==> flow/design.v <==
module mult32x32_fast_arith (
    input logic clk,              
    input logic reset,            
    input logic [31:0] a,         
    input logic [31:0] b,         
    input logic [1:0] a_sel,      
    input logic b_sel,            
    input logic [2:0] shift_sel,  
    input logic upd_prod,         
    input logic clr_prod,         
    output logic a_msb_is_0,      
    output logic b_msw_is_0,      
    output logic [63:0] product   
);
    logic [7:0] a_out;
    logic [15:0] b_out;
    logic [24:0] multi_out;
    logic [63:0] shift_out;
    logic [63:0] adder_out;
    logic [63:0] ff_out;
    assign a_msb_is_0 = ~|a[31:24];  
    assign b_msw_is_0 = ~|b[31:16];  
    always_comb begin
        case (a_sel)
            2'd0: a_out = a[7:0];
            2'd1: a_out = a[15:8];
            2'd2: a_out = a[23:16];
            2'd3: a_out = a[31:24];
            default: a_out = 8'd0;
        endcase
    end
    always_comb begin
        case (b_sel)
            1'b0: b_out = b[15:0];
            1'b1: b_out = b[31:16];
            default: b_out = 16'd0;
        endcase
    end
    always_comb begin
        multi_out = b_out * a_out;
    end
    always_comb begin
        case (shift_sel)
            3'd0: shift_out = multi_out << 0;
            3'd1: shift_out = multi_out << 8;
            3'd2: shift_out = multi_out << 16;
            3'd3: shift_out = multi_out << 24;
            3'd4: shift_out = multi_out << 32;
            3'd5: shift_out = multi_out << 40;
            default: shift_out = 64'd0;
        endcase
    end
    always_comb begin
        adder_out = shift_out + ff_out;
    end
    always_ff @(posedge clk or posedge reset) begin
        if (reset) begin
            ff_out <= '0;
        end else begin
            if (clr_prod) begin
                ff_out <= '0;
            end else if (upd_prod) begin
                ff_out <= adder_out;
            end 
        end 
    end
   assign product = ff_out;
endmodule
module mult32x32_fast_fsm (
    input logic clk,               
    input logic reset,             
    input logic start,             
    input logic a_msb_is_0,        
    input logic b_msw_is_0,        
    output logic busy,             
    output logic [1:0] a_sel,      
    output logic b_sel,            
    output logic [2:0] shift_sel,  
    output logic upd_prod,         
    output logic clr_prod          
);
    typedef enum {
        idle_st,
        a0_b0_st,
        a1_b0_st,
        a2_b0_st,
        a3_b0_st,
        a0_b1_st,
        a1_b1_st,
        a2_b1_st,
        a3_b1_st
      } sm_type;
    sm_type current_state;
    sm_type next_state;
    always_ff @(posedge clk, posedge reset) begin
        if (reset == 1'b1) begin
            current_state <= idle_st;
        end
        else begin
            current_state <= next_state;
        end
    end
    always_comb begin
        next_state = current_state;
        busy = 1'b1;
        a_sel = 2'b00;
        b_sel = 1'b0;
        shift_sel = 3'b000;  
        upd_prod = 1'b1;
        clr_prod = 1'b0;
        case (current_state)
            idle_st: begin
                busy = 1'b0;
                if (start == 1'b1) begin
                    next_state = a0_b0_st;
                    upd_prod = 1'b0;
                    clr_prod = 1'b1;
                end
                else begin
                    upd_prod = 1'b0;
                    clr_prod = 1'b0;
                end
            end
            a0_b0_st: begin
                next_state = a1_b0_st;
                shift_sel = 3'b000;  
            end
            a1_b0_st: begin
                next_state = a2_b0_st;
                a_sel = 2'b01;
                shift_sel = 3'b001;  
            end
            a2_b0_st: begin
                a_sel = 2'b10;
                shift_sel = 3'b010;  
                if (a_msb_is_0 == 1'b1) begin
                    if (b_msw_is_0 == 1'b1) begin
                        next_state = idle_st;
                    end
                    else begin
                        next_state = a0_b1_st;
                    end
                end
                else begin
                    next_state = a3_b0_st;
                end
            end
            a3_b0_st: begin
                a_sel = 2'b11;
                shift_sel = 3'b011;  
                if (b_msw_is_0 == 1'b1) begin
                    next_state = idle_st;
                end
                else begin
                    next_state = a0_b1_st;
                end
            end
            a0_b1_st: begin
                next_state = a1_b1_st;
                a_sel = 2'b00;
                b_sel = 1'b1;
                shift_sel = 3'b010;  
            end
            a1_b1_st: begin
                next_state = a2_b1_st;
                a_sel = 2'b01;
                b_sel = 1'b1;
                shift_sel = 3'b011;  
            end
            a2_b1_st: begin
                a_sel = 2'b10;
                b_sel = 1'b1;
                shift_sel = 3'b100;  
                if (a_msb_is_0 == 1'b1) begin
                    next_state = idle_st;
                end
                else begin
                    next_state = a3_b1_st;
                end
            end
            a3_b1_st: begin
                a_sel = 2'b11;
                b_sel = 1'b1;
                shift_sel = 3'b101;  
                busy = 1'b1;
                if (start == 0) begin
                    next_state = idle_st;
                end
                else begin
                    next_state = a0_b0_st;
                    upd_prod = 1'b0;
                    clr_prod = 1'b1;
                end
            end
        endcase
    end
endmodule
module mult32x32_fast (
    input logic clk,             
    input logic reset,           
    input logic start,           
    input logic [31:0] a,        
    input logic [31:0] b,        
    output logic busy,           
    output logic [63:0] product  
);
    logic [1:0] a_sel;
    logic b_sel;
    logic [2:0] shift_sel;
    logic upd_prod;
    logic clr_prod;
    logic a_msb_is_0;
    logic b_msw_is_0;
    mult32x32_fast_fsm f_fsm_m(
        .clk(clk),
        .reset(reset),
        .start(start),
        .busy(busy),
        .a_sel(a_sel),
        .b_sel(b_sel),
        .shift_sel(shift_sel),
        .upd_prod(upd_prod),
        .clr_prod(clr_prod),
        .a_msb_is_0(a_msb_is_0),
        .b_msw_is_0(b_msw_is_0)
    );
    mult32x32_fast_arith f_arith_m(
        .clk(clk),
        .reset(reset),
        .a(a),
        .b(b),
        .a_sel(a_sel),
        .b_sel(b_sel),
        .shift_sel(shift_sel),
        .upd_prod(upd_prod),
        .clr_prod(clr_prod),
        .a_msb_is_0(a_msb_is_0),
        .b_msw_is_0(b_msw_is_0),
        .product(product)
    );
endmodule
* Reports on mult32x32_fast
Each step is given for the RTL above and for the edited RTL.
Lines under "before" count in the file above, lines under "after" in the edited file.
"change": "after" minus "before" as printed here. "rel. change": 100 x difference / "before".
Cell names lack the library's common part.
Not given: --
- Top :: mult32x32_fast
- Clock input :: clk
- Standard-cell library :: sky130hd
- Library corner :: tt_025C_1v80

* Diff
The edit as a unified diff against the file above.
A script made this edit. It changes what the design does and was not meant as an optimisation.
#+begin_src diff
@@ -60,5 +60,5 @@
             if (clr_prod) begin
                 ff_out <= '0;
-            end else if (upd_prod) begin
+            end else begin
                 ff_out <= adder_out;
             end 
#+end_src

* After elaboration
Yosys after proc, flatten, opt, wreduce and memory -nomap, before mapping. Memory bits, and registers merged into a memory's read port (data or address), are not among the register bits. Print and check cells are not counted.
** Word-level totals
- input bits :: before 67, after 67, change 0, rel. change 0.00%
- flip-flop bits (word level) :: before 96, after 96, change 0, rel. change 0.00%
** Operators by class
- $mul :: before 1, after 1, change 0, rel. change 0.00%
- reduce/logical cells :: before 15, after 14, change -1, rel. change -6.67%
- bitwise operators :: before 1, after 1, change 0, rel. change 0.00%
- muxes and demuxes :: before 19, after 16, change -3, rel. change -15.79%
- equality and inequality tests :: before 17, after 17, change 0, rel. change 0.00%
- $add $sub $neg :: before 1, after 1, change 0, rel. change 0.00%
** Operators by type and width
- 1-bit 2-to-1 mux :: before 6, after 5, change -1, rel. change -16.67%
- 64-bit 2-to-1 mux :: before 2, after 1, change -1, rel. change -50.00%
- 1-bit case mux with 2-bit select :: before 1, after 0, change -1, rel. change -100.00%
- 2-bit nonzero test :: before 1, after 0, change -1, rel. change -100.00%
- 2-bit OR reduction :: before 6, after 6, change 0, rel. change 0.00%
- 32-bit by 3-bit == test with 1-bit output with constant B :: before 4, after 4, change 0, rel. change 0.00%
- 2-bit == test with constant B :: before 2, after 2, change 0, rel. change 0.00%
- 3-bit by 2-bit == test with 1-bit output with constant B :: before 2, after 2, change 0, rel. change 0.00%
- 3-bit == test with constant B :: before 2, after 2, change 0, rel. change 0.00%
- 32-bit by 2-bit == test with 1-bit output with constant B :: before 2, after 2, change 0, rel. change 0.00%
- 32-bit 2-to-1 mux :: before 2, after 2, change 0, rel. change 0.00%
- 64-bit adder :: before 1, after 1, change 0, rel. change 0.00%
- 2-bit by 1-bit == test with 1-bit output with constant B :: before 1, after 1, change 0, rel. change 0.00%
- 3-bit by 1-bit == test with 1-bit output with constant B :: before 1, after 1, change 0, rel. change 0.00%
- 32-bit by 1-bit == test with 1-bit output with constant B :: before 1, after 1, change 0, rel. change 0.00%
- 32-bit by 4-bit == test with 1-bit output with constant B :: before 1, after 1, change 0, rel. change 0.00%
- 2-bit zero test :: before 1, after 1, change 0, rel. change 0.00%
- 3-bit zero test :: before 1, after 1, change 0, rel. change 0.00%
- 32-bit zero test :: before 1, after 1, change 0, rel. change 0.00%
- 16-bit by 8-bit multiplier with 24-bit output :: before 1, after 1, change 0, rel. change 0.00%
- 3-bit 2-to-1 mux :: before 1, after 1, change 0, rel. change 0.00%
- 4-bit 2-to-1 mux :: before 1, after 1, change 0, rel. change 0.00%
- 2-bit inequality test with constant B :: before 1, after 1, change 0, rel. change 0.00%
- 1-bit NOT :: before 1, after 1, change 0, rel. change 0.00%
- 16-bit case mux with 2-bit select :: before 1, after 1, change 0, rel. change 0.00%
- 2-bit case mux with 3-bit select :: before 1, after 1, change 0, rel. change 0.00%
- 3-bit case mux with 5-bit select :: before 1, after 1, change 0, rel. change 0.00%
- 32-bit case mux with 9-bit select :: before 1, after 1, change 0, rel. change 0.00%
The list need not be complete.

* Longest topological paths
Depth = most cells in a row (Yosys ltp): at word level without a register or memory, in the mapped netlist without a sequential cell, where the memories' decode and read muxes count.
** Depth
- depth in word-level cells :: before 10, after 9, change -1, rel. change -10.00%
- ABC_AREA :: before 0, after 0
- gate-level depth with buffers :: before 39, after 38, change -1, rel. change -2.56%

* Netlist
The flow's flattened synthesis, as Yosys stat reports it; memories are mapped. The netlist is that of the ABC_AREA named above (0 if unset); the other value can give another one.
** Mapped netlist
- mapped area (um^2) :: before 11415.9, after 11090.6, change -325.3, rel. change -2.85%
- flip-flops :: before 73, after 73, change 0, rel. change 0.00%
- area of sequential cells (um^2) :: before 1828.0, after 1828.0, change 0.0, rel. change 0.00%
- mapped cells :: before 1421, after 1424, change +3, rel. change +0.21%
** Cell types
- nor2_1 :: before 195, after 247, change +52, rel. change +26.67%
- a22o_1 :: before 48, after 0, change -48, rel. change -100.00%
- nand2_1 :: before 143, after 128, change -15, rel. change -10.49%
- xor2_1 :: before 37, after 22, change -15, rel. change -40.54%
- o31ai_1 :: before 14, after 2, change -12, rel. change -85.71%
- clkbuf_1 :: before 41, after 50, change +9, rel. change +21.95%
- inv_1 :: before 121, after 129, change +8, rel. change +6.61%
- xnor2_1 :: before 41, after 48, change +7, rel. change +17.07%
- nand3_1 :: before 22, after 29, change +7, rel. change +31.82%
- o22ai_1 :: before 18, after 25, change +7, rel. change +38.89%
- nand4_1 :: before 17, after 24, change +7, rel. change +41.18%
- a21oi_1 :: before 99, after 105, change +6, rel. change +6.06%
- o21bai_1 :: before 16, after 22, change +6, rel. change +37.50%
- clkbuf_8 :: before 5, after 0, change -5, rel. change -100.00%
- o211ai_1 :: before 8, after 4, change -4, rel. change -50.00%
- buf_6 :: before 5, after 1, change -4, rel. change -80.00%
- nor3_1 :: before 17, after 20, change +3, rel. change +17.65%
- and2_1 :: before 10, after 7, change -3, rel. change -30.00%
The list need not be complete.
The figures by module come from a second, unflattened synthesis with its own total; it is not the netlist above.
** Second synthesis, totals
- cell total of the unflattened synthesis :: before 1499, after 1373, change -126, rel. change -8.41%
- area (unflattened synthesis) (um^2) :: before 11732.5, after 11063.1, change -669.4, rel. change -5.71%
Each row is one instance without its submodules.
** Modules, before
- mult32x32_fast_arith :: area 11392.2 um^2, instances 1, cells 1471
- mult32x32_fast_fsm :: area 340.3 um^2, instances 1, cells 28
- mult32x32_fast :: area 0.0 um^2, instances 1, cells 0
** Modules, after
- mult32x32_fast_arith :: area 10722.8 um^2, instances 1, cells 1345
- mult32x32_fast_fsm :: area 340.3 um^2, instances 1, cells 28
- mult32x32_fast :: area 0.0 um^2, instances 1, cells 0

* Worst setup path after synthesis
Source: OpenSTA report_checks on the synthesized netlist (no wires, ideal clock, input and output delay 20% of the period each), path of least setup slack; recovery checks are left aside. Register names are those of the netlist, which keeps one name where synthesis merged equal registers.
** Path after synthesis
- kind :: before input to register, after input to register
- start :: before in a[23], after in a[23]
- end :: before reg f_arith_m.ff_out[61], after reg f_arith_m.ff_out[63]
- delay of the path (ns) :: before 7.492, after 7.259, change -0.233, rel. change -3.11%
- period (ns) :: before 9.5, after 9.5, change 0.0, rel. change 0.00%
- path slack (ns) :: before 0.108, after 0.341, change +0.233
- driving pins on the path :: before 33, after 32, change -1, rel. change -3.03%
- arrival time (ns) :: before 9.271, after 9.022, change -0.249, rel. change -2.69%
- launch time at the first pin (ns) :: before 1.900, after 1.900, change 0.000, rel. change 0.00%
- library setup time (ns) :: before 0.121, after 0.137, change +0.016
- data required time (ns) :: before 9.379, after 9.363, change -0.016, rel. change -0.17%
- external input delay (ns) :: before 1.900, after 1.900, change 0.000, rel. change 0.00%
- period reached after synthesis (ns) :: before 9.392, after 9.159, change -0.233, rel. change -2.48%
"delay of the path" = arrival - input delay + setup time.
"driving pins on the path" counts driving pins, that of a launching flip-flop among them; a cell with two outputs on the path counts twice.
"period reached after synthesis" is the clock period less the worst setup slack; recovery checks do not enter. This is arithmetic on one report: input and output delays are still those of the set period (20% each).
Between the ends stands the longest chain of elaborated cells between them, by number of cells; it is not shown to be the way that was timed. Of several equally long chains one is given.
Each line given opens the expression or statement behind the cell; cells for indexed reads and writes are added by Yosys, which also makes memories of some case tables.
At most two assigning lines are given for a register; there are more.
Between the ends, after synthesis, before:
- Cell sequence :: nand2_1 nand2_1 o21ai_1 clkbuf_1 nor2_1 fa_1 fa_1 fa_1 inv_1 fa_1 inv_1 ha_1 a21oi_1 o21ai_1 a221oi_1 o31ai_1 a21oi_1 or4_1 o211a_1 nand2_1 o211ai_1 and3_1 ha_1 nand2_1 or4_4 o21bai_1 o22ai_2 o31ai_1 nand2_2 a31oi_4 o41ai_2 xor2_1 a22o_1
- Cells in the longest elaborated chain :: 6
- Elaborated cells between the ends (all ways) :: 6
- RTL lines with such cells :: 6
- Those cells by class :: 1 x add/sub; 1 x mul; 4 x mux
** Ends and longest elaborated chain, after synthesis, before
- from (decl) :: RTL line 202 : input logic [31:0] a,
- 8-bit case mux with 4-bit select :: RTL line 24 : case (a_sel)
- 16-bit by 8-bit multiplier with 24-bit output :: RTL line 40 : multi_out = b_out * a_out;
- 64-bit case mux with 6-bit select :: RTL line 43 : case (shift_sel)
- 64-bit adder :: RTL line 54 : adder_out = shift_out + ff_out;
- 64-bit 2-to-1 mux :: RTL line 62 : end else if (upd_prod) begin
- 64-bit 2-to-1 mux :: RTL line 60 : if (clr_prod) begin
- to (assign) :: RTL line 61 : ff_out <= '0;
- to (assign) :: RTL line 63 : ff_out <= adder_out;
- to (decl) :: RTL line 20 : logic [63:0] ff_out;
Between the ends, after synthesis, after:
- Cell sequence :: nand2_1 nand2_1 o21ai_1 clkbuf_1 nor2_1 fa_1 fa_1 fa_1 inv_1 fa_1 inv_1 ha_1 or4_1 o21ai_2 o31ai_2 a221o_1 a21bo_1 a21oi_2 xor2_2 a2bb2oi_2 o22ai_1 ha_1 clkbuf_1 nand4_1 nor3_1 and3_1 nor4b_1 a2bb2oi_1 o21ai_0 mux2i_1 o211a_1 nor3_1
- Cells in the longest elaborated chain :: 5
- Elaborated cells between the ends (all ways) :: 5
- RTL lines with such cells :: 5
- Those cells by class :: 1 x add/sub; 1 x mul; 3 x mux
** Ends and longest elaborated chain, after synthesis, after
- from (decl) :: RTL line 202 : input logic [31:0] a,
- 8-bit case mux with 4-bit select :: RTL line 24 : case (a_sel)
- 16-bit by 8-bit multiplier with 24-bit output :: RTL line 40 : multi_out = b_out * a_out;
- 64-bit case mux with 6-bit select :: RTL line 43 : case (shift_sel)
- 64-bit adder :: RTL line 54 : adder_out = shift_out + ff_out;
- 64-bit 2-to-1 mux :: RTL line 60 : if (clr_prod) begin
- to (assign) :: RTL line 61 : ff_out <= '0;
- to (assign) :: RTL line 63 : ff_out <= adder_out;
- to (decl) :: RTL line 20 : logic [63:0] ff_out;

* Path in the finished layout
From the final timing report of the runs of set A: the path of least setup slack in the routed layout; clock arrival at registers is part of the times.
** Path after layout
- kind :: before input to register, after input to register
- start :: before in b[19], after in a[23]
- end :: before reg f_arith_m.ff_out[59], after reg f_arith_m.ff_out[54]
- data required time (ns) :: before 9.57, after 9.54, change -0.03, rel. change -0.31%
- period (ns) :: before 9.33, after 9.33, change 0.00, rel. change 0.00%
- path slack (ns) :: before 0.19, after 0.20, change +0.01
- launch time at the first pin (ns) :: before 1.87, after 1.87, change 0.00, rel. change 0.00%
- driving pins on the path :: before 33, after 38, change +5, rel. change +15.15%
- arrival time (ns) :: before 9.38, after 9.34, change -0.04, rel. change -0.43%
- external input delay (ns) :: before 1.87, after 1.87, change 0.00, rel. change 0.00%
- library setup time (ns) :: before 0.11, after 0.14, change +0.03
Between the ends stands the longest chain of elaborated cells between them, by number of cells; it is not shown to be the way that was timed. Of several equally long chains one is given.
At most two assigning lines are given for a register; there are more.
Between the ends, after layout, before:
- Cell sequence :: clkdlybuf4s50_1 mux2i_4 buf_4 nor2_2 fa_1 fa_2 fa_1 inv_2 fa_1 inv_2 ha_4 nor2_1 nor3b_4 a221oi_4 o31ai_4 a21oi_2 buf_4 or4_4 o211a_4 nand2_1 o211ai_1 and3_1 ha_4 nand2_2 or4_4 o21bai_4 o22ai_4 o21ai_1 and3_4 or2_4 o21ai_2 xor2_1 a22o_1
- Cells in the longest elaborated chain :: 6
- Elaborated cells between the ends (all ways) :: 6
- RTL lines with such cells :: 6
- Those cells by class :: 1 x add/sub; 1 x mul; 4 x mux
** Ends and longest elaborated chain, after layout, before
- from (decl) :: RTL line 203 : input logic [31:0] b,
- 16-bit case mux with 2-bit select :: RTL line 33 : case (b_sel)
- 16-bit by 8-bit multiplier with 24-bit output :: RTL line 40 : multi_out = b_out * a_out;
- 64-bit case mux with 6-bit select :: RTL line 43 : case (shift_sel)
- 64-bit adder :: RTL line 54 : adder_out = shift_out + ff_out;
- 64-bit 2-to-1 mux :: RTL line 62 : end else if (upd_prod) begin
- 64-bit 2-to-1 mux :: RTL line 60 : if (clr_prod) begin
- to (assign) :: RTL line 61 : ff_out <= '0;
- to (assign) :: RTL line 63 : ff_out <= adder_out;
- to (decl) :: RTL line 20 : logic [63:0] ff_out;
Between the ends, after layout, after:
- Cell sequence :: clkdlybuf4s50_1 nand2_1 nand2_2 o21ai_4 buf_6 buf_4 buf_8 nor2_2 fa_1 fa_1 fa_1 inv_1 fa_1 inv_1 ha_4 buf_4 nand4_1 o31ai_4 [... 2 more ...] a21oi_2 xnor2_2 nor2_1 a21oi_2 o22ai_1 ha_1 inv_1 buf_4 o21bai_1 a21oi_1 o21ai_0 a31oi_1 o21bai_1 o21ai_2 o21ai_1 buf_4 xnor2_1 nor2_1
- Cells in the longest elaborated chain :: 5
- Elaborated cells between the ends (all ways) :: 5
- RTL lines with such cells :: 5
- Those cells by class :: 1 x add/sub; 1 x mul; 3 x mux
** Ends and longest elaborated chain, after layout, after
- from (decl) :: RTL line 202 : input logic [31:0] a,
- 8-bit case mux with 4-bit select :: RTL line 24 : case (a_sel)
- 16-bit by 8-bit multiplier with 24-bit output :: RTL line 40 : multi_out = b_out * a_out;
- 64-bit case mux with 6-bit select :: RTL line 43 : case (shift_sel)
- 64-bit adder :: RTL line 54 : adder_out = shift_out + ff_out;
- 64-bit 2-to-1 mux :: RTL line 60 : if (clr_prod) begin
- to (assign) :: RTL line 61 : ff_out <= '0;
- to (assign) :: RTL line 63 : ff_out <= adder_out;
- to (decl) :: RTL line 20 : logic [63:0] ff_out;

* Layout results
Runs of the flow (Yosys, OpenROAD) on both versions; the two runs of a pair have the same settings. The constraints put input and output delay at 20% of the set period each and load the outputs with 0.01 pF.
Flow settings, set A:
- period_ns :: 9.33
- CAP_MARGIN :: 20
- CORE_MARGIN :: 2
- CORE_UTILIZATION :: 40
- SLEW_MARGIN :: 20
** Measured results, set A
- worst setup slack after layout (ns) :: before 0.189, after 0.199, change +0.010
- setup total negative slack (ns) :: before 0.000, after 0.000, change 0.000
- standard-cell area after layout (um^2) :: before 17154.0, after 16679.7, change -474.3, rel. change -2.76%
- area inside the die boundary (um^2) :: before 29906.5, after 29075.4, change -831.1, rel. change -2.78%
- post-route utilization :: before 0.614, after 0.615, change +0.001
- worst hold slack in the final report (ns) :: before 0.352, after 0.345, change -0.007
- post-synthesis cell area (um^2) :: before 11415.9, after 11090.6, change -325.3, rel. change -2.85%
Flow settings, set B:
- CELL_PAD_IN_SITES_GLOBAL_PLACEMENT :: 2
- CORE_ASPECT_RATIO :: 0.91
- CORE_MARGIN :: 7
- CORE_UTILIZATION :: 24
- CTS_CLUSTER_DIAMETER :: 283
- CTS_CLUSTER_SIZE :: 29
- GPL_ROUTABILITY_DRIVEN :: 0
- PLACE_DENSITY :: 0.51
- SETUP_SLACK_MARGIN :: 1.52
- period_ns :: 9.96
- CAP_MARGIN :: 20
- SLEW_MARGIN :: 20
** Measured results, set B
- worst setup slack after layout (ns) :: before 0.949, after 0.950, change +0.001
- setup total negative slack (ns) :: before 0.000, after 0.000, change 0.000
- standard-cell area after layout (um^2) :: before 17794.6, after 17410.4, change -384.2, rel. change -2.16%
- area inside the die boundary (um^2) :: before 53876.0, after 52432.1, change -1443.9, rel. change -2.68%
- post-route utilization :: before 0.377, after 0.385, change +0.008
- worst hold slack in the final report (ns) :: before 0.356, after 0.353, change -0.003
- post-synthesis cell area (um^2) :: before 11415.9, after 11090.6, change -325.3, rel. change -2.85%
